==> flow/design.v <==
module aluDesign#(parameter W = 8, N = 4) (clk,rst,CE,MODE,CIN,INP_VALID,CMD,OPA,OPB, ERR,OV,COUT,G,L,E, RES);
    input clk,rst,CE,MODE,CIN;
    input [1:0] INP_VALID;
    input [N-1:0] CMD;
    input [W-1:0] OPA,OPB;
    output reg ERR,OV,COUT,G,L,E;
        output reg [2*W-1:0] RES;
        reg [2*W-1:0] res_comb;
    parameter INV_INP = 2'b00, OPA_VALID = 2'b01, OPB_VALID = 2'b10, OPA_AND_OPB_VALID = 2'b11;
    parameter SHIFT_W = $clog2(W);
    reg [W-1:0] opa_r,opb_r;
    reg [N-1:0] cmd_r;
    reg [1:0] valid_r;
    reg mode_r,cin_r;
    reg cout_comb,ov_comb,g_comb,l_comb,e_comb,err_comb;
    always@(posedge clk,posedge rst) begin
        if(rst) begin
            opa_r <= 0;
            opb_r <= 0;
            cmd_r <= 0;
            valid_r <= 0;
            cin_r <= 0;
            mode_r <= 0;
        end
        else if(CE) begin
            opa_r <= OPA;
            opb_r <= OPB;
            cmd_r <= CMD;
            valid_r <= INP_VALID;
            cin_r <= CIN;
            mode_r <= MODE;
       end
    end
    always@(*) begin
        if(CE) begin
            res_comb = 0;
            err_comb = 0;
            cout_comb = 0;
            ov_comb = 0;
            g_comb = 0;
            l_comb = 0;
            e_comb = 0;
            if(mode_r == 1) begin
                case(valid_r)
                    INV_INP : begin
                        res_comb = 0;
                        err_comb = 1;
                    end
                    OPA_VALID : begin
                        case(cmd_r)
                            4'b0100 : begin
                                res_comb = opa_r + 1;
                                cout_comb = res_comb[W];
                            end
                           4'b0101 : begin
                               res_comb = opa_r - 1;
                               ov_comb = res_comb[W];
                            end
                            default : err_comb = 1;
                        endcase
                    end
                    OPB_VALID : begin
                        case(cmd_r)
                            4'b0110 : begin
                                res_comb = opb_r + 1;
                                cout_comb = res_comb[W];
                            end
                            4'b0111 : begin
                                res_comb = opb_r - 1;
                                ov_comb = res_comb[W];
                            end
                            default : err_comb = 1;
                        endcase
                    end
                    OPA_AND_OPB_VALID : begin
                        case(cmd_r)
                            4'b0000 : begin
                                res_comb = opa_r + opb_r;
                                cout_comb = res_comb[W];
                            end
                            4'b0001 : begin
                                res_comb = opa_r - opb_r;
                                ov_comb = res_comb[W];
                            end
                            4'b0010 : begin
                                res_comb = opa_r + opb_r + cin_r;
                                cout_comb = res_comb[W];
                            end
                            4'b0011 : begin
                                res_comb = opa_r - opb_r - cin_r;
                                ov_comb = res_comb[W];
                            end
                            4'b1000 : begin
                                g_comb  = (opa_r > opb_r) ? 1:0;
                                l_comb = (opa_r < opb_r) ? 1:0;
                                e_comb = (opa_r == opb_r) ? 1:0;
                            end
                            4'b1001 : begin
                                res_comb = (opa_r + 1) * (opb_r + 1);
                            end
                            4'b1010 : begin
                                res_comb = (opa_r<<1) * (opb_r);
                            end
                            4'b1011 : begin
                                res_comb = $signed(opa_r) + $signed(opb_r);
                                ov_comb = (($signed(opa_r) > 0) && ($signed(opb_r) > 0) && ($signed(res_comb[W-1:0])<=0) || ($signed(opa_r) < 0) && ($signed(opb_r) < 0) && ($signed(res_comb[W-1:0]) >= 0));
                                g_comb  = ($signed(opa_r) > $signed(opb_r)) ? 1:0;
                                l_comb = ($signed(opa_r) < $signed(opb_r)) ? 1:0;
                                e_comb = ($signed(opa_r) == $signed(opb_r)) ? 1:0;
                            end
                            4'b1100 : begin
                                res_comb = $signed(opa_r) - $signed(opb_r);
                                ov_comb = (($signed(opa_r) > 0) && ($signed(opb_r) < 0) && ($signed(res_comb[W-1:0]) <= 0) || ($signed(opa_r) < 0) && ($signed(opb_r) > 0) && ($signed(res_comb[W-1:0]) >= 0));
                                g_comb  = ($signed(opa_r) > $signed(opb_r)) ? 1:0;
                                l_comb = ($signed(opa_r) < $signed(opb_r)) ? 1:0;
                                e_comb = ($signed(opa_r) == $signed(opb_r)) ? 1:0;
                            end
                            default : err_comb = 1;
                        endcase
                    end
                    default : err_comb = 1;
                endcase
            end
            else begin
                case(valid_r)
                    INV_INP : begin
                        res_comb = 0;
                        err_comb = 1;
                    end
                    OPA_VALID : begin
                        case(cmd_r)
                            4'b0110 : begin
                                res_comb = ~(opa_r);
                                res_comb[2*W-1 : 8] = 0;
                            end
                            4'b1000 : begin
                                res_comb = opa_r >> 1;
                            end
                            4'b1001 : begin
                                res_comb = opa_r << 1;
                            end
                            default : err_comb = 1;
                        endcase
                    end
                    OPB_VALID : begin
                        case(cmd_r)
                            4'b0111 : begin
                                res_comb = ~(opb_r);
                                res_comb[2*W-1 : 8] = 0;
                            end
                            4'b1010 : begin
                                res_comb = opb_r >> 1;
                            end
                            4'b1011 : begin
                                res_comb = opb_r << 1;
                            end
                            default : err_comb = 1;
                        endcase
                    end
                    OPA_AND_OPB_VALID : begin
                        case(cmd_r)
                            4'b0000 : begin
                                res_comb = opa_r & opb_r;
                            end
                            4'b0001 : begin
                                res_comb = ~(opa_r & opb_r);
                                res_comb[2*W-1 : 8] = 0;
                            end
                            4'b0010 : begin
                                res_comb = opa_r | opb_r;
                            end
                            4'b0011 : begin
                                res_comb = ~(opa_r | opb_r);
                                res_comb[2*W-1 : 8] = 0;
                            end
                            4'b0100 : begin
                                res_comb = opa_r ^ opb_r;
                            end
                            4'b0101 : begin
                                res_comb = ~(opa_r ^ opb_r);
                                res_comb[2*W-1 : 8] = 0;
                            end
                            4'b1100 : begin
                                if( |(opb_r[(W-1) : (SHIFT_W+1)])) begin
                                    err_comb = 1;
                                    res_comb = 0;
                                end
                                else
                                    res_comb = (opa_r << (opb_r[SHIFT_W-1:0])) | opa_r >> (W - (opb_r[SHIFT_W-1:0]));
                                    res_comb[2*W-1 : 8] = 0;
                            end
                            4'b1101 : begin
                                if( |(opb_r[(W-1) : (SHIFT_W+1)])) begin
                                    res_comb = 0;
                                    err_comb = 1;
                                end
                                else
                                    res_comb = (opa_r >> opb_r[SHIFT_W-1:0]) | opa_r << (W - opb_r[SHIFT_W-1:0]);
                                    res_comb[2*W-1 : 8] = 0;
                            end
                            default : err_comb = 1;
                        endcase
                    end
                    default : err_comb = 1;
                endcase
            end
        end
        else begin
           res_comb = 0;
           err_comb = 0;
           cout_comb = 0;
           ov_comb = 0;
           g_comb = 0;
           l_comb = 0;
           e_comb = 0;
        end
    end
    always@(posedge clk, posedge rst) begin
        if(rst) begin
            RES <= 0;
            COUT <= 0;
            OV <= 0;
            G <= 0;
            L <= 0;
            E <= 0;
            ERR  <= 0;
        end
        else if(CE) begin
            RES <= res_comb;
                COUT <= cout_comb;
                OV <= ov_comb;
                G <= g_comb;
                L <= l_comb;
                E <= e_comb;
                ERR  <= err_comb;
        end
    end
endmodule
--- tool output ---
-- Tool chain data of aluDesign
Module aluDesign before and after one edit of its RTL, step after step.
Lines under "original" count in the file above, lines under "edited" in the edited file.
"change" is "edited" less "original", of the values as shown; "rel. change" is that difference over "original", in percent.
Operators: Yosys type, input widths -> output width; for muxes data width and select width s.
The mark -- stands for no value.
- top module: aluDesign
- clock port: clk
- library: sky130hd
- library corner: tt_025C_1v80

-- Edit of the RTL
Unified diff, file above to edited file.
The edit is scripted: it alters the design's behaviour and was not made to optimise anything.
begin of diff
@@ -1,9 +1,11 @@
-module aluDesign#(parameter W = 8, N = 4) (clk,rst,CE,MODE,CIN,INP_VALID,CMD,OPA,OPB, ERR,OV,COUT,G,L,E, RES);
+module aluDesign#(parameter W = 8, N = 4) (clk,rst,CE,MODE,CIN,INP_VALID,CMD,OPA_i,OPB, ERR,OV,COUT,G,L,E, RES);
     input clk,rst,CE,MODE,CIN;
     input [1:0] INP_VALID;
     input [N-1:0] CMD;
-    input [W-1:0] OPA,OPB;
+    input [W-1:0] OPA_i,OPB;
     output reg ERR,OV,COUT,G,L,E;
         output reg [2*W-1:0] RES;
+        reg [W-1:0] OPA;
+        always @(posedge clk) OPA <= OPA_i;
         reg [2*W-1:0] res_comb;
     parameter INV_INP = 2'b00, OPA_VALID = 2'b01, OPB_VALID = 2'b10, OPA_AND_OPB_VALID = 2'b11;
end of diff

-- Word level
Counts by Yosys on the flattened word-level netlist (proc, flatten, opt, wreduce; memories kept). Register bits leave out memories and registers merged into their read ports (data or address). Print and check cells are left out.
- storage and ports (element ; original ; edited ; change ; rel. change (%)):
    bits of input ports ; 27 ; 27 ; 0 ; 0.00
    cells after elaboration ; 140 ; 141 ; +1 ; +0.71
    register bits ; 46 ; 54 ; +8 ; +17.39
    output and inout bits ; 22 ; 22 ; 0 ; 0.00
- operators by class (element ; original ; edited ; change ; rel. change (%)):
    $lt $le $gt $ge ; 12 ; 12 ; 0 ; 0.00
    reduce/logical cells ; 22 ; 22 ; 0 ; 0.00
    muxes and demuxes ; 48 ; 48 ; 0 ; 0.00
    multiply operators ; 2 ; 2 ; 0 ; 0.00
    equality and inequality tests ; 18 ; 18 ; 0 ; 0.00
    shift-type cells ; 4 ; 4 ; 0 ; 0.00
    add/subtract/negate cells ; 11 ; 11 ; 0 ; 0.00
    bitwise gates (word level) ; 10 ; 10 ; 0 ; 0.00
- operator list (kind ; original ; edited ; change ; rel. change (%)):
    $mux 1 ; 24 ; 24 ; 0 ; 0.00
    $logic_and 1x1->1 ; 8 ; 8 ; 0 ; 0.00
    $pmux 1 s2 ; 8 ; 8 ; 0 ; 0.00
    $eq 4x4->1 const B ; 6 ; 6 ; 0 ; 0.00
    $not 8->8 ; 5 ; 5 ; 0 ; 0.00
    $pmux 1 s4 ; 5 ; 5 ; 0 ; 0.00
    $eq 4x3->1 const B ; 4 ; 4 ; 0 ; 0.00
    $reduce_or 2->1 ; 4 ; 4 ; 0 ; 0.00
    $or 8x8->8 ; 3 ; 3 ; 0 ; 0.00
    $reduce_or 3->1 ; 3 ; 3 ; 0 ; 0.00
    $add 8x1->9 const B ; 2 ; 2 ; 0 ; 0.00
    $add 8x8->9 ; 2 ; 2 ; 0 ; 0.00
    $eq 2x2->1 const B ; 2 ; 2 ; 0 ; 0.00
    $eq 4x2->1 const B ; 2 ; 2 ; 0 ; 0.00
    $eq 8x8->1 ; 2 ; 2 ; 0 ; 0.00
    $ge 8x1->1 const B ; 2 ; 2 ; 0 ; 0.00
    $gt 8x1->1 const B ; 2 ; 2 ; 0 ; 0.00
    $gt 8x8->1 ; 2 ; 2 ; 0 ; 0.00
    $le 8x1->1 const B ; 2 ; 2 ; 0 ; 0.00
    $logic_or 1x1->1 ; 2 ; 2 ; 0 ; 0.00
    $lt 8x1->1 const B ; 2 ; 2 ; 0 ; 0.00
    $lt 8x8->1 ; 2 ; 2 ; 0 ; 0.00
    $mux 8 ; 2 ; 2 ; 0 ; 0.00
    $pmux 16 s2 ; 2 ; 2 ; 0 ; 0.00
    $pmux 16 s4 ; 2 ; 2 ; 0 ; 0.00
    $pmux 8 s3 ; 2 ; 2 ; 0 ; 0.00
    $sub 8x1->9 const B ; 2 ; 2 ; 0 ; 0.00
    $sub 8x8->9 ; 2 ; 2 ; 0 ; 0.00
The list need not be complete.

-- Logic depth
Depth = most cells in a row (Yosys ltp): at word level without a register or memory, in the mapped netlist without a sequential cell, where the memories' decode and read muxes count.
- logic depth (element ; original ; edited ; change ; rel. change (%)):
    depth in word-level cells ; 7 ; 7 ; 0 ; 0.00
    ABC_AREA ; 0 ; 0 ; -- ; --
    gate-level depth with buffers ; 25 ; 25 ; 0 ; 0.00
    depth with buffers taken out ; 21 ; 21 ; 0 ; 0.00

-- Synthesis result
Yosys stat after the flow's synthesis: flattened, memories mapped to cells. It holds for the ABC_AREA given above (unset counts as 0); a run with the other value may have another netlist.
- cell types (cell type ; original ; edited ; change ; rel. change (%)):
    sky130_fd_sc_hd__clkbuf_1 ; 43 ; 58 ; +15 ; +34.88
    sky130_fd_sc_hd__or2_2 ; 6 ; 20 ; +14 ; +233.33
    sky130_fd_sc_hd__a221oi_1 ; 7 ; 18 ; +11 ; +157.14
    sky130_fd_sc_hd__xnor2_1 ; 72 ; 62 ; -10 ; -13.89
    sky130_fd_sc_hd__o21ai_0 ; 68 ; 78 ; +10 ; +14.71
    sky130_fd_sc_hd__o21a_1 ; 2 ; 10 ; +8 ; +400.00
    sky130_fd_sc_hd__dfxtp_1 ; 0 ; 8 ; +8 ; --
    sky130_fd_sc_hd__o22a_1 ; 0 ; 8 ; +8 ; --
    sky130_fd_sc_hd__a21oi_1 ; 78 ; 71 ; -7 ; -8.97
    sky130_fd_sc_hd__a22oi_1 ; 19 ; 12 ; -7 ; -36.84
    sky130_fd_sc_hd__a31oi_1 ; 17 ; 10 ; -7 ; -41.18
    sky130_fd_sc_hd__nor2_1 ; 152 ; 158 ; +6 ; +3.95
    sky130_fd_sc_hd__a21boi_0 ; 4 ; 10 ; +6 ; +150.00
    sky130_fd_sc_hd__mux2i_1 ; 19 ; 14 ; -5 ; -26.32
    sky130_fd_sc_hd__mux2_2 ; 11 ; 16 ; +5 ; +45.45
    sky130_fd_sc_hd__nor3_2 ; 5 ; 0 ; -5 ; -100.00
    sky130_fd_sc_hd__o21ai_1 ; 2 ; 7 ; +5 ; +250.00
    sky130_fd_sc_hd__nand3_1 ; 36 ; 40 ; +4 ; +11.11
The list need not be complete.
- synthesis totals (element ; original ; edited ; change ; rel. change (%)):
    mapped cells ; 1374 ; 1441 ; +67 ; +4.88
    flip-flop cells ; 46 ; 54 ; +8 ; +17.39
    area of sequential cells (sq um) ; 1151.1 ; 1311.3 ; +160.2 ; +13.92
    buffer cells ; 75 ; 90 ; +15 ; +20.00
    cell area after synthesis (sq um) ; 10598.9 ; 11079.4 ; +480.5 ; +4.53

-- Path before layout
Path of least setup slack by OpenSTA after synthesis, without wires, with an ideal clock, recovery checks aside; 20% of the period is set as input and as output delay. Where synthesis merged equal registers, the netlist keeps one of their names.
- timing after synthesis (element ; original ; edited ; change ; rel. change (%)):
    path kind ; flip-flop to flip-flop ; flip-flop to flip-flop ; -- ; --
    start point ; reg opb_r[1] ; reg opb_r[0] ; -- ; --
    end point ; reg RES[14] ; reg RES[14] ; -- ; --
    path slack (ns) ; -0.042 ; -0.131 ; -0.089 ; --
    data required time (ns) ; 5.917 ; 5.870 ; -0.047 ; -0.79
    arrival time (ns) ; 5.958 ; 6.000 ; +0.042 ; +0.70
    buffers on the path ; 4 ; 5 ; +1 ; +25.00
    clock period (ns) ; 6.0 ; 6.0 ; 0.0 ; 0.00
    library setup time (ns) ; 0.083 ; 0.130 ; +0.047 ; --
    path delay (ns) ; 6.041 ; 6.130 ; +0.089 ; +1.47
    launch time at the first pin (ns) ; 0.000 ; 0.000 ; 0.000 ; --
    stages on the path ; 24 ; 25 ; +1 ; +4.17
    period reached after synthesis (ns) ; 6.042 ; 6.131 ; +0.089 ; +1.47
"path delay" = arrival - input delay + setup time.
"stages on the path" counts driving pins, that of a launching flip-flop among them; a cell with two outputs on the path counts twice.
"period reached after synthesis" is the clock period less the worst setup slack; recovery checks do not enter. This is arithmetic on one report: input and output delays are still those of the set period (20% each).
Between the ends stands the longest chain of elaborated cells between them, by number of cells; it is not shown to be the way that was timed. Of several equally long chains one is given.
A line is the first line of the expression or statement that the cell stems from. Yosys adds cells for indexed reads and writes and turns some case tables into memories.
On the way, after synthesis, original:
- cell sequence: sky130_fd_sc_hd__dfrtp_1 -> sky130_fd_sc_hd__clkinv_1 -> sky130_fd_sc_hd__clkbuf_1 -> sky130_fd_sc_hd__ha_1 -> sky130_fd_sc_hd__clkbuf_1 -> sky130_fd_sc_hd__clkbuf_1 -> sky130_fd_sc_hd__clkbuf_1 -> sky130_fd_sc_hd__nand2_1 -> sky130_fd_sc_hd__fa_1 -> sky130_fd_sc_hd__inv_1 -> sky130_fd_sc_hd__fa_1 -> sky130_fd_sc_hd__ha_1 -> sky130_fd_sc_hd__inv_1 -> sky130_fd_sc_hd__fa_1 -> sky130_fd_sc_hd__inv_1 -> sky130_fd_sc_hd__fa_1 -> sky130_fd_sc_hd__a21o_1 -> sky130_fd_sc_hd__a211oi_1 -> sky130_fd_sc_hd__o21ai_0 -> sky130_fd_sc_hd__a31o_2 -> sky130_fd_sc_hd__a21oi_1 -> sky130_fd_sc_hd__xor2_1 -> sky130_fd_sc_hd__o221a_2 -> sky130_fd_sc_hd__o21ai_0
- cells in the longest elaborated chain: 5
- elaborated cells between the ends (all ways) at 12
- those cells by class: add/sub: 6; mul: 2; mux: 4
- RTL lines, path after synthesis, original (element ; RTL line ; text):
    start: declaration ; 11 ; reg [W-1:0] opa_r,opb_r;
    start: assignment ; 19 ; opb_r <= 0;
    start: assignment ; 27 ; opb_r <= OPB;
    $add 8x1->9 ; 99 ; res_comb = (opa_r + 1) * (opb_r + 1);
    $mul 9x9->16 ; 99 ;
    $pmux 16 s8 ; 76 ; case(cmd_r)
    $pmux 16 s4 ; 44 ; case(valid_r)
    $mux 16 ; 43 ; if(mode_r == 1) begin
    end: assignment ; 220 ; RES <= 0;
    end: assignment ; 229 ; RES <= res_comb;
    end: declaration ; 7 ; output reg [2*W-1:0] RES;
On the way, after synthesis, edited:
- cell sequence: sky130_fd_sc_hd__dfrtp_1 -> sky130_fd_sc_hd__buf_2 -> sky130_fd_sc_hd__buf_2 -> sky130_fd_sc_hd__inv_1 -> sky130_fd_sc_hd__clkbuf_1 -> sky130_fd_sc_hd__ha_1 -> sky130_fd_sc_hd__clkbuf_1 -> sky130_fd_sc_hd__buf_1 -> sky130_fd_sc_hd__nand2b_1 -> sky130_fd_sc_hd__fa_1 -> sky130_fd_sc_hd__inv_1 -> sky130_fd_sc_hd__fa_1 -> sky130_fd_sc_hd__ha_1 -> sky130_fd_sc_hd__inv_1 -> sky130_fd_sc_hd__fa_1 -> sky130_fd_sc_hd__inv_1 -> sky130_fd_sc_hd__fa_1 -> sky130_fd_sc_hd__a21o_1 -> sky130_fd_sc_hd__a211o_1 -> sky130_fd_sc_hd__a2111oi_0 -> sky130_fd_sc_hd__or3_1 -> sky130_fd_sc_hd__o21ai_0 -> sky130_fd_sc_hd__xor2_1 -> sky130_fd_sc_hd__a221oi_1 -> sky130_fd_sc_hd__o21ai_0
- cells in the longest elaborated chain: 5
- elaborated cells between the ends (all ways) at 12
- those cells by class: add/sub: 6; mul: 2; mux: 4
- RTL lines, path after synthesis, edited (element ; RTL line ; text):
    start: declaration ; 13 ; reg [W-1:0] opa_r,opb_r;
    start: assignment ; 21 ; opb_r <= 0;
    start: assignment ; 29 ; opb_r <= OPB;
    $add 8x1->9 ; 101 ; res_comb = (opa_r + 1) * (opb_r + 1);
    $mul 9x9->16 ; 101 ;
    $pmux 16 s8 ; 78 ; case(cmd_r)
    $pmux 16 s4 ; 46 ; case(valid_r)
    $mux 16 ; 45 ; if(mode_r == 1) begin
    end: assignment ; 222 ; RES <= 0;
    end: assignment ; 231 ; RES <= res_comb;
    end: declaration ; 7 ; output reg [2*W-1:0] RES;

-- Timing after layout
From the final timing report of the runs of pair A: the path of least setup slack in the routed layout; clock arrival at registers is part of the times.
- timing after layout (element ; original ; edited ; change ; rel. change (%)):
    path kind ; flip-flop to flip-flop ; flip-flop to flip-flop ; -- ; --
    start point ; reg opa_r[5] ; reg opa_r[3] ; -- ; --
    end point ; reg RES[9] ; reg RES[14] ; -- ; --
    stages on the path ; 20 ; 21 ; +1 ; +5.00
    path slack (ns) ; 0.31 ; 0.24 ; -0.07 ; --
    data required time (ns) ; 5.96 ; 5.94 ; -0.02 ; -0.34
    clock period (ns) ; 5.75 ; 5.75 ; 0.00 ; 0.00
    arrival time (ns) ; 5.65 ; 5.71 ; +0.06 ; +1.06
    library setup time (ns) ; 0.11 ; 0.12 ; +0.01 ; --
    buffers on the path ; 0 ; 0 ; 0 ; --
    launch time at the first pin (ns) ; 0.32 ; 0.31 ; -0.01 ; -3.12
Between the ends stands the longest chain of elaborated cells between them, by number of cells; it is not shown to be the way that was timed. Of several equally long chains one is given.
On the way, after layout, original:
- cell sequence: sky130_fd_sc_hd__dfrtp_2 -> sky130_fd_sc_hd__nand4_1 -> sky130_fd_sc_hd__or3_1 -> sky130_fd_sc_hd__and2_1 -> sky130_fd_sc_hd__or2_2 -> sky130_fd_sc_hd__fa_1 -> sky130_fd_sc_hd__inv_1 -> sky130_fd_sc_hd__fa_1 -> sky130_fd_sc_hd__inv_1 -> sky130_fd_sc_hd__fa_1 -> sky130_fd_sc_hd__fa_1 -> sky130_fd_sc_hd__inv_1 -> sky130_fd_sc_hd__ha_1 -> sky130_fd_sc_hd__o21ai_0 -> sky130_fd_sc_hd__o21bai_1 -> sky130_fd_sc_hd__a21oi_1 -> sky130_fd_sc_hd__xnor2_1 -> sky130_fd_sc_hd__a22oi_1 -> sky130_fd_sc_hd__a31oi_1 -> sky130_fd_sc_hd__a211o_1
- cells in the longest elaborated chain: 5
- elaborated cells between the ends (all ways) at 14
- those cells by class: add/sub: 8; mul: 2; mux: 4
- RTL lines, path after layout, original (element ; RTL line ; text):
    start: declaration ; 11 ; reg [W-1:0] opa_r,opb_r;
    start: assignment ; 18 ; opa_r <= 0;
    start: assignment ; 26 ; opa_r <= OPA;
    $add 8x1->9 ; 99 ; res_comb = (opa_r + 1) * (opb_r + 1);
    $mul 9x9->16 ; 99 ;
    $pmux 16 s8 ; 76 ; case(cmd_r)
    $pmux 16 s4 ; 44 ; case(valid_r)
    $mux 16 ; 43 ; if(mode_r == 1) begin
    end: assignment ; 220 ; RES <= 0;
    end: assignment ; 229 ; RES <= res_comb;
    end: declaration ; 7 ; output reg [2*W-1:0] RES;
On the way, after layout, edited:
- cell sequence: sky130_fd_sc_hd__dfrtp_1 -> sky130_fd_sc_hd__nand3_1 -> sky130_fd_sc_hd__nor2_2 -> sky130_fd_sc_hd__xnor2_2 -> sky130_fd_sc_hd__or2_2 -> sky130_fd_sc_hd__fa_1 -> sky130_fd_sc_hd__inv_1 -> sky130_fd_sc_hd__fa_1 -> sky130_fd_sc_hd__ha_1 -> sky130_fd_sc_hd__inv_1 -> sky130_fd_sc_hd__fa_1 -> sky130_fd_sc_hd__inv_1 -> sky130_fd_sc_hd__ha_1 -> sky130_fd_sc_hd__a21o_1 -> sky130_fd_sc_hd__a211o_1 -> sky130_fd_sc_hd__a2111oi_4 -> sky130_fd_sc_hd__or3_4 -> sky130_fd_sc_hd__o21ai_1 -> sky130_fd_sc_hd__xor2_1 -> sky130_fd_sc_hd__a221oi_1 -> sky130_fd_sc_hd__o21ai_0
- cells in the longest elaborated chain: 5
- elaborated cells between the ends (all ways) at 12
- those cells by class: add/sub: 6; mul: 2; mux: 4
- RTL lines, path after layout, edited (element ; RTL line ; text):
    start: declaration ; 13 ; reg [W-1:0] opa_r,opb_r;
    start: assignment ; 20 ; opa_r <= 0;
    start: assignment ; 28 ; opa_r <= OPA;
    $add 8x1->9 ; 101 ; res_comb = (opa_r + 1) * (opb_r + 1);
    $mul 9x9->16 ; 101 ;
    $pmux 16 s8 ; 78 ; case(cmd_r)
    $pmux 16 s4 ; 46 ; case(valid_r)
    $mux 16 ; 45 ; if(mode_r == 1) begin
    end: assignment ; 222 ; RES <= 0;
    end: assignment ; 231 ; RES <= res_comb;
    end: declaration ; 7 ; output reg [2*W-1:0] RES;

-- Layout results
Runs of the flow (Yosys, OpenROAD) on both versions; the two runs of a pair have the same settings. The constraints put input and output delay at 20% of the set period each and load the outputs with 0.01 pF.
Settings, pair A:
- noted CORE_UTILIZATION: 40
- noted period_ns: 5.75
- CAP_MARGIN: 20
- CORE_MARGIN at 2
- SLEW_MARGIN at 20
- final reports, pair A (element ; original ; edited ; change ; rel. change (%)):
    final worst hold slack (ns) ; 0.496 ; 0.445 ; -0.051 ; --
    summed negative setup slack (ns) ; 0.000 ; 0.000 ; 0.000 ; --
    power consumption (W) ; 0.003352 ; 0.003771 ; +0.000419 ; +12.50
    worst setup slack after layout (ns) ; 0.307 ; 0.237 ; -0.070 ; --
    area of the standard cells in the finished layout (sq um) ; 11921.4 ; 12692.2 ; +770.8 ; +6.47
    full die area (sq um) ; 27815.6 ; 29046.4 ; +1230.8 ; +4.42
    utilization after layout (%) ; 45.7 ; 46.8 ; +1.1 ; --
    Yosys chip area after synthesis (sq um) ; 10598.9 ; 11079.4 ; +480.5 ; +4.53
    reached clock period (ns) ; 5.443 ; 5.513 ; +0.070 ; +1.29
By "reached clock period" is meant the clock period of the run minus its worst setup slack. This is arithmetic on one report: input and output delays are still those of the set period (20% each).
By "power consumption" is meant OpenSTA's value without simulated activity: inputs other than the clock are taken to toggle once in ten clock periods, and the tool carries that through the logic.
--- end ---
